==> flow/design.v <==
module distortion_correction #(
    parameter DATA_WIDTH = 16,
    parameter H_RES = 1280,
    parameter V_RES = 720
)(
    input clk,
    input rst_n,
    input [15:0] fx, fy,       
    input [15:0] cx, cy,       
    input [15:0] k1, k2, k3,   
    input valid_params,
    input [DATA_WIDTH-1:0] vin_data,
    input vin_de, vin_vs, vin_hs,
    input [9:0] pixel_x, pixel_y,
    output reg [DATA_WIDTH-1:0] vout_data,
    output reg vout_de, vout_vs, vout_hs,
    input [15:0] ram_rd_data,
    output reg [19:0] ram_rd_addr,
    output reg ram_rd_en
);
    localparam IDLE = 2'b00;
    localparam CALC = 2'b01;
    localparam WAIT = 2'b10;
    localparam OUT  = 2'b11;
    reg [1:0] state, next_state;
    reg signed [15:0] x_norm, y_norm;       
    reg signed [31:0] x2, y2, r2;           
    reg signed [31:0] r4, r6;               
    reg signed [31:0] distortion_factor;    
    reg signed [15:0] x_distorted, y_distorted;   
    reg [9:0] corrected_x, corrected_y;     
    reg [9:0] px_d1, py_d1, px_d2, py_d2;
    reg de_d1, vs_d1, hs_d1;
    reg de_d2, vs_d2, hs_d2;
    reg de_d3, vs_d3, hs_d3;
    reg [2:0] calc_cnt;
    always @(posedge clk or negedge rst_n) begin
        if (!rst_n) begin
            state <= IDLE;
        end else begin
            state <= next_state;
        end
    end
    always @(*) begin
        case (state)
            IDLE: next_state = (vin_de && valid_params) ? CALC : IDLE;
            CALC: next_state = (calc_cnt == 3'd4) ? WAIT : CALC;
            WAIT: next_state = OUT;
            OUT:  next_state = IDLE;
            default: next_state = IDLE;
        endcase
    end
    always @(posedge clk or negedge rst_n) begin
        if (!rst_n) begin
            calc_cnt <= 0;
            x_norm <= 0; y_norm <= 0;
            x2 <= 0; y2 <= 0; r2 <= 0;
            r4 <= 0; r6 <= 0;
            distortion_factor <= 0;
            x_distorted <= 0; y_distorted <= 0;
            corrected_x <= 0; corrected_y <= 0;
        end else begin
            case (state)
                IDLE: begin
                    calc_cnt <= 0;
                    if (vin_de && valid_params) begin
                        x_norm <= (pixel_x - cx);
                        y_norm <= (pixel_y - cy);
                    end
                end
                CALC: begin
                    calc_cnt <= calc_cnt + 1;
                    case (calc_cnt)
                        3'd0: begin
                            x2 <= x_norm * x_norm;
                            y2 <= y_norm * y_norm;
                        end
                        3'd1: begin
                            r2 <= x2 + y2;
                        end
                        3'd2: begin
                            r4 <= (r2 * r2) >> 16;   
                            r6 <= (r2 * r2 * r2) >> 24;
                        end
                        3'd3: begin
                            distortion_factor <= 32'h10000 + 
                                               ((k1 * r2) >> 8) + 
                                               ((k2 * r4) >> 8) + 
                                               ((k3 * r6) >> 8);
                        end
                        3'd4: begin
                            x_distorted <= (x_norm * distortion_factor) >> 16;
                            y_distorted <= (y_norm * distortion_factor) >> 16;
                        end
                    endcase
                end
                WAIT: begin
                    corrected_x <= cx + x_distorted;
                    corrected_y <= cy + y_distorted;
                end
                default: begin
                    calc_cnt <= 0;
                end
            endcase
        end
    end
    wire in_bounds = (corrected_x < H_RES) && (corrected_y < V_RES) && 
                    (corrected_x >= 0) && (corrected_y >= 0);
    always @(posedge clk or negedge rst_n) begin
        if (!rst_n) begin
            px_d1 <= 0; py_d1 <= 0; px_d2 <= 0; py_d2 <= 0;
            de_d1 <= 0; vs_d1 <= 0; hs_d1 <= 0;
            de_d2 <= 0; vs_d2 <= 0; hs_d2 <= 0;
            de_d3 <= 0; vs_d3 <= 0; hs_d3 <= 0;
            ram_rd_addr <= 0;
            ram_rd_en <= 0;
            vout_data <= 0;
            vout_de <= 0; vout_vs <= 0; vout_hs <= 0;
        end else begin
            px_d1 <= pixel_x; py_d1 <= pixel_y;
            px_d2 <= px_d1;   py_d2 <= py_d1;
            de_d1 <= vin_de; vs_d1 <= vin_vs; hs_d1 <= vin_hs;
            de_d2 <= de_d1;  vs_d2 <= vs_d1;  hs_d2 <= hs_d1;
            de_d3 <= de_d2;  vs_d3 <= vs_d2;  hs_d3 <= hs_d2;
            if (state == OUT) begin
                if (valid_params && de_d3 && in_bounds) begin
                    ram_rd_addr <= corrected_y * H_RES + corrected_x;
                    ram_rd_en <= 1'b1;
                end else begin
                    ram_rd_addr <= py_d2 * H_RES + px_d2;
                    ram_rd_en <= de_d3;
                end
            end else begin
                ram_rd_en <= 1'b0;
            end
            vout_data <= ram_rd_data;
            vout_de <= de_d3;
            vout_vs <= vs_d3;
            vout_hs <= hs_d3;
        end
    end
endmodule
==> Tool chain data of distortion_correction <==
Tool output for the design above, in the order of the flow.
Line numbers count from 1 in the design file above.
Operators: Yosys type, input widths -> output width; for muxes data width and select width s.
Cell names lack the library's common part.
{ "setup": {"top_module": "distortion_correction", "clock_port": "clk", "library": "sky130hd", "lib_corner": "tt_025C_1v80"} }

==> Word level <==
Source: Yosys, flattened and elaborated, memories not mapped. Widths are those after wreduce. Registers that Yosys merges into a memory's read port (data or address) are not register bits. Print and check cells do not count. Equal cells are merged and count once.
{ "op_classes": {"n_mul": 11, "div": 0, "n_eq": 7, "addsub": 11, "mux": 7, "logic": 0, "reduce_and_logical": 14, "n_cmp": 4, "shift": 0} }
{ "op_table": {"columns": ["operator", "n"], "rows": [
  ["$mul 32x32->32", 2],
  ["$mul 16x16->32", 3],
  ["$mul 16x32->26", 2],
  ["$mul 16x32->32", 1],
  ["$mul 16x8->24", 1],
  ["$mul 10x3->12 const B", 2],
  ["$add 20x10->20", 2],
  ["$sub 10x16->16", 2],
  ["$add 32x32->32", 1],
  ["$add 26x16->27", 1],
  ["$add 25x24->26", 1],
  ["$add 17x24->25 const A", 1],
  ["$ge 10x1->1 const B", 2],
  ["$add 10x10->10", 2],
  ["$mux 20", 1],
  ["$reduce_and 2->1", 6],
  ["$lt 10x11->1 const B", 1],
  ["$lt 10x10->1 const B", 1],
  ["$pmux 2 s4", 1],
  ["$logic_and 1x1->1", 6],
  ["$eq 3x2->1 const B", 2],
  ["$pmux 3 s2", 1],
  ["$eq 2x2->1 const B", 2],
  ["$add 3x1->3 const B", 1],
  ["$eq 3x1->1 const B", 1],
  ["$eq 3x3->1 const B", 1],
  ["$logic_not 3->1", 1],
  ["$mux 1", 3]
]} }
Other operator kinds: 3; their cells: 3.
{ "bits": {"mem_bits_rw": 0, "inputBits": 170, "clocked_rd_ports_x_width": 0, "latchBits": 0, "elab_cells": 87, "ff_bits": 318, "romBits": 0, "memories": 0} }

==> Longest topological paths <==
Longest topological path by Yosys (ltp), each cell counted once; first at word level (registers and memories cut), then after technology mapping (sequential cells cut; the memories' decode and read muxes count).
{ "depth": {"depth_word": 7, "abc_area": 0, "depth_mapped": 66} }

==> Synthesis result <==
Yosys stat after the flow's synthesis: flattened, memories mapped to cells. It holds for the ABC_AREA given above (unset counts as 0); a run with the other value may have another netlist.
{ "mapped": {"cell_count": 10930, "ff_cells": 312, "synth_area_um2": 100422.6} }
{ "types": {"columns": ["cell", "n", "area_total_um2"], "rows": [
  ["fa_1", 2270, 4.54E+04],
  ["ha_1", 956, 1.2E+04],
  ["inv_1", 2785, 1.05E+04],
  ["dfrtp_1", 311, 7.78E+03],
  ["nand2_1", 1594, 5.98E+03],
  ["and2_1", 877, 5.49E+03],
  ["xnor2_1", 342, 3E+03],
  ["clkbuf_1", 467, 1.75E+03],
  ["o21ai_0", 214, 1.07E+03],
  ["xor2_1", 120, 1.05E+03],
  ["a21oi_1", 182, 910.874],
  ["a21o_1", 101, 758.227],
  ["mux2_2", 58, 653.126],
  ["nor2_1", 168, 630.605],
  ["nand2b_1", 85, 531.76],
  ["o21bai_1", 53, 397.882],
  ["nor2b_1", 39, 243.984],
  ["o21a_1", 27, 202.694]
]} }
Other cell types: 59; their cells: 281.

==> Path before layout <==
Source: OpenSTA report_checks on the synthesized netlist (no wires, ideal clock, input and output delay 20% of the period each), path of least setup slack; recovery checks are left aside. Register names are those of the netlist, which keeps one name where synthesis merged equal registers.
{ "synth_timing": {"kind": "register to register", "start": "register r2[3]", "end": "register r6[7]", "arrival_ps": 14450, "setup_slack_ps": 5420, "clock_period_ps": 20000, "t_required_ps": 19870, "n_path_buf": 3, "stages": 60, "delay_ps": 14580, "synth_period_reached_ps": 14580} }
"delay_ps" is the arrival time less input delay plus setup time.
"stages": output pins that drive a net of the path, with the launching flip-flop's if there is one; two outputs of one cell count as two.
"synth_period_reached_ps" is the clock period less the worst setup slack; recovery checks do not enter. This is arithmetic on one report: input and output delays are still those of the set period (20% each).
Between the ends stands the longest chain of elaborated cells between them, by number of cells; it is not shown to be the way that was timed. Of several equally long chains one is given.
Each line given opens the expression or statement behind the cell; cells for indexed reads and writes are added by Yosys, which also makes memories of some case tables.
{ "synth_between": {"cell_sequence": "dfrtp_1 -> clkbuf_1 -> clkbuf_1 -> clkbuf_1 -> nand2_1 -> fa_1 -> inv_1 -> fa_1 -> inv_1 -> fa_1 -> inv_1 -> fa_1 -> ha_1 -> ha_1 -> inv_1 -> fa_1 -> fa_1 -> inv_1 -> (+24 left out) -> xnor2_1 -> xnor2_1 -> xnor2_1 -> xnor2_1 -> xnor2_1 -> xnor2_1 -> xnor2_1 -> xnor2_1 -> xnor2_1 -> xnor3_1 -> xnor3_1 -> xnor2_1 -> xnor2_1 -> xnor2_1 -> xnor2_1 -> xnor3_1 -> xnor2_1 -> o21ai_1", "elab_chain_len": 2} }
{ "synth_rtl": {"columns": ["item", "line", "text"], "rows": [
  ["start, declared", 27, "reg signed [31:0] x2, y2, r2;"],
  ["start, assigned", 57, "x2 <= 0; y2 <= 0; r2 <= 0;"],
  ["start, assigned", 79, "r2 <= x2 + y2;"],
  ["$mul 32x32->32 (2 in a row)", 83, "r6 <= (r2 * r2 * r2) >> 24;"],
  ["end, assigned", 58, "r4 <= 0; r6 <= 0;"],
  ["end, assigned", 83, null]
]} }

==> Path in the finished layout <==
Path of least setup slack in the final report of flow run 1 (OpenROAD, finished layout, wires in). Where an end is a register, its clock arrival counts in the times.
The path's times are printed in steps of 10 ps; the period is the one set.
{ "layout_timing": {"kind": "register to register", "start": "register r2[2]", "end": "register r6[7]", "arrival_ps": 17740, "t_required_ps": 26540, "stages": 63, "n_path_buf": 2, "setup_slack_ps": 8800, "clock_period_ps": 26000} }
Between the ends stands the longest chain of elaborated cells between them, by number of cells; it is not shown to be the way that was timed. Of several equally long chains one is given.
{ "layout_between": {"cell_sequence": "dfrtp_2 -> buf_4 -> buf_4 -> nand2_1 -> inv_1 -> fa_1 -> inv_1 -> fa_1 -> fa_1 -> inv_1 -> fa_1 -> ha_1 -> ha_1 -> inv_1 -> fa_1 -> fa_1 -> inv_1 -> ha_1 -> (+27 left out) -> xnor2_1 -> xnor2_1 -> xnor2_1 -> xnor2_1 -> xnor2_1 -> xnor2_1 -> xnor2_1 -> xnor2_1 -> xnor2_1 -> xnor3_1 -> xnor3_1 -> xnor2_1 -> xnor2_1 -> xnor2_1 -> xnor2_1 -> xnor3_1 -> xnor2_1 -> o21ai_1", "elab_chain_len": 2} }
{ "layout_rtl": {"columns": ["item", "line", "text"], "rows": [
  ["start, declared", 27, "reg signed [31:0] x2, y2, r2;"],
  ["start, assigned", 57, "x2 <= 0; y2 <= 0; r2 <= 0;"],
  ["start, assigned", 79, "r2 <= x2 + y2;"],
  ["$mul 32x32->32 (2 in a row)", 83, "r6 <= (r2 * r2 * r2) >> 24;"],
  ["end, assigned", 58, "r4 <= 0; r6 <= 0;"],
  ["end, assigned", 83, null]
]} }

Data sheet: physical implementation of distortion_correction

Measured data: module distortion_correction, platform sky130hd, 5 stored runs of the flow under differing settings, order arbitrary. Input and output delays are each 20% of the period that was set; the output load is 0.01 pF.
By "achievedPeriod_ps" is meant the clock period of the run minus its worst setup slack. This is arithmetic on one report: input and output delays are still those of the set period (20% each).
[
  {
    "run": "flow run 1",
    "settings": { "CAP_MARGIN": 0, "CELL_PAD_IN_SITES_DETAIL_PLACEMENT": 1, "CORE_UTILIZATION": 26, "CTS_CLUSTER_DIAMETER": 80, "CTS_CLUSTER_SIZE": 56, "GPL_ROUTABILITY_DRIVEN": 0, "GPL_TIMING_DRIVEN": 1, "HOLD_SLACK_MARGIN": 0.11, "MAX_ROUTING_LAYER": "met4", "PLACE_DENSITY_LB_ADDON": 0.11, "TNS_END_PERCENT": 10, "period_ns": 26.0, "CORE_MARGIN": 2, "SLEW_MARGIN": 20 },
    "results": { "ws_setup_ps": 8799, "hold_ws_ps": 347, "synthesis_area_um2": 100422.6, "achievedPeriod_ps": 17201, "die_um2": 391225.0, "cell_area_final_um2": 109616.0 }
  },
  {
    "run": "flow run 2",
    "settings": { "ABC_AREA": 1, "CAP_MARGIN": 0, "CELL_PAD_IN_SITES_DETAIL_PLACEMENT": 2, "CORE_MARGIN": 3, "CORE_UTILIZATION": 26, "CTS_CLUSTER_DIAMETER": 80, "CTS_CLUSTER_SIZE": 56, "GPL_ROUTABILITY_DRIVEN": 1, "GPL_TIMING_DRIVEN": 1, "MAX_ROUTING_LAYER": "met4", "PLACE_DENSITY_LB_ADDON": 0.11, "TNS_END_PERCENT": 10, "period_ns": 25.9, "SLEW_MARGIN": 20 },
    "results": { "ws_setup_ps": 11031, "hold_ws_ps": 345, "synthesis_area_um2": 104336.3, "achievedPeriod_ps": 14869, "die_um2": 408928.0, "cell_area_final_um2": 113510.0 }
  },
  {
    "run": "flow run 3",
    "settings": { "ABC_AREA": 0, "CAP_MARGIN": 25, "CELL_PAD_IN_SITES_DETAIL_PLACEMENT": 2, "CORE_UTILIZATION": 15, "CTS_CLUSTER_SIZE": 96, "GPL_TIMING_DRIVEN": 0, "MIN_ROUTING_LAYER": "met2", "PLACE_DENSITY_LB_ADDON": 0.09, "period_ns": 21.0, "CORE_MARGIN": 2, "SLEW_MARGIN": 20 },
    "results": { "ws_setup_ps": 390, "hold_ws_ps": 339, "synthesis_area_um2": 100422.6, "achievedPeriod_ps": 20610, "die_um2": 676046.0, "cell_area_final_um2": 117344.0 }
  },
  {
    "run": "flow run 4",
    "settings": { "CAP_MARGIN": 0, "CELL_PAD_IN_SITES_DETAIL_PLACEMENT": 2, "CORE_UTILIZATION": 16, "CTS_CLUSTER_DIAMETER": 80, "CTS_CLUSTER_SIZE": 56, "GPL_TIMING_DRIVEN": 1, "HOLD_SLACK_MARGIN": 0.11, "PLACE_DENSITY_LB_ADDON": 0.11, "SETUP_SLACK_MARGIN": 5.0, "TNS_END_PERCENT": 10, "period_ns": 26.0, "CORE_MARGIN": 2, "SLEW_MARGIN": 20 },
    "results": { "ws_setup_ps": 8587, "hold_ws_ps": 345, "synthesis_area_um2": 100422.6, "achievedPeriod_ps": 17413, "die_um2": 633990.0, "cell_area_final_um2": 113941.0 }
  },
  {
    "run": "flow run 5",
    "settings": { "ABC_AREA": 1, "CELL_PAD_IN_SITES_DETAIL_PLACEMENT": 2, "CELL_PAD_IN_SITES_GLOBAL_PLACEMENT": 1, "CORE_ASPECT_RATIO": 0.74, "CORE_MARGIN": 5, "CORE_UTILIZATION": 60, "CTS_CLUSTER_SIZE": 33, "GPL_ROUTABILITY_DRIVEN": 1, "GPL_TIMING_DRIVEN": 0, "HOLD_SLACK_MARGIN": 0.23, "MAX_ROUTING_LAYER": "met5", "MIN_ROUTING_LAYER": "met2", "PLACE_DENSITY_LB_ADDON": 0.15, "TNS_END_PERCENT": 90, "period_ns": 20.0, "CAP_MARGIN": 20, "SLEW_MARGIN": 20 },
    "outcome": "no results, placement failed with a tool error"
  }
]
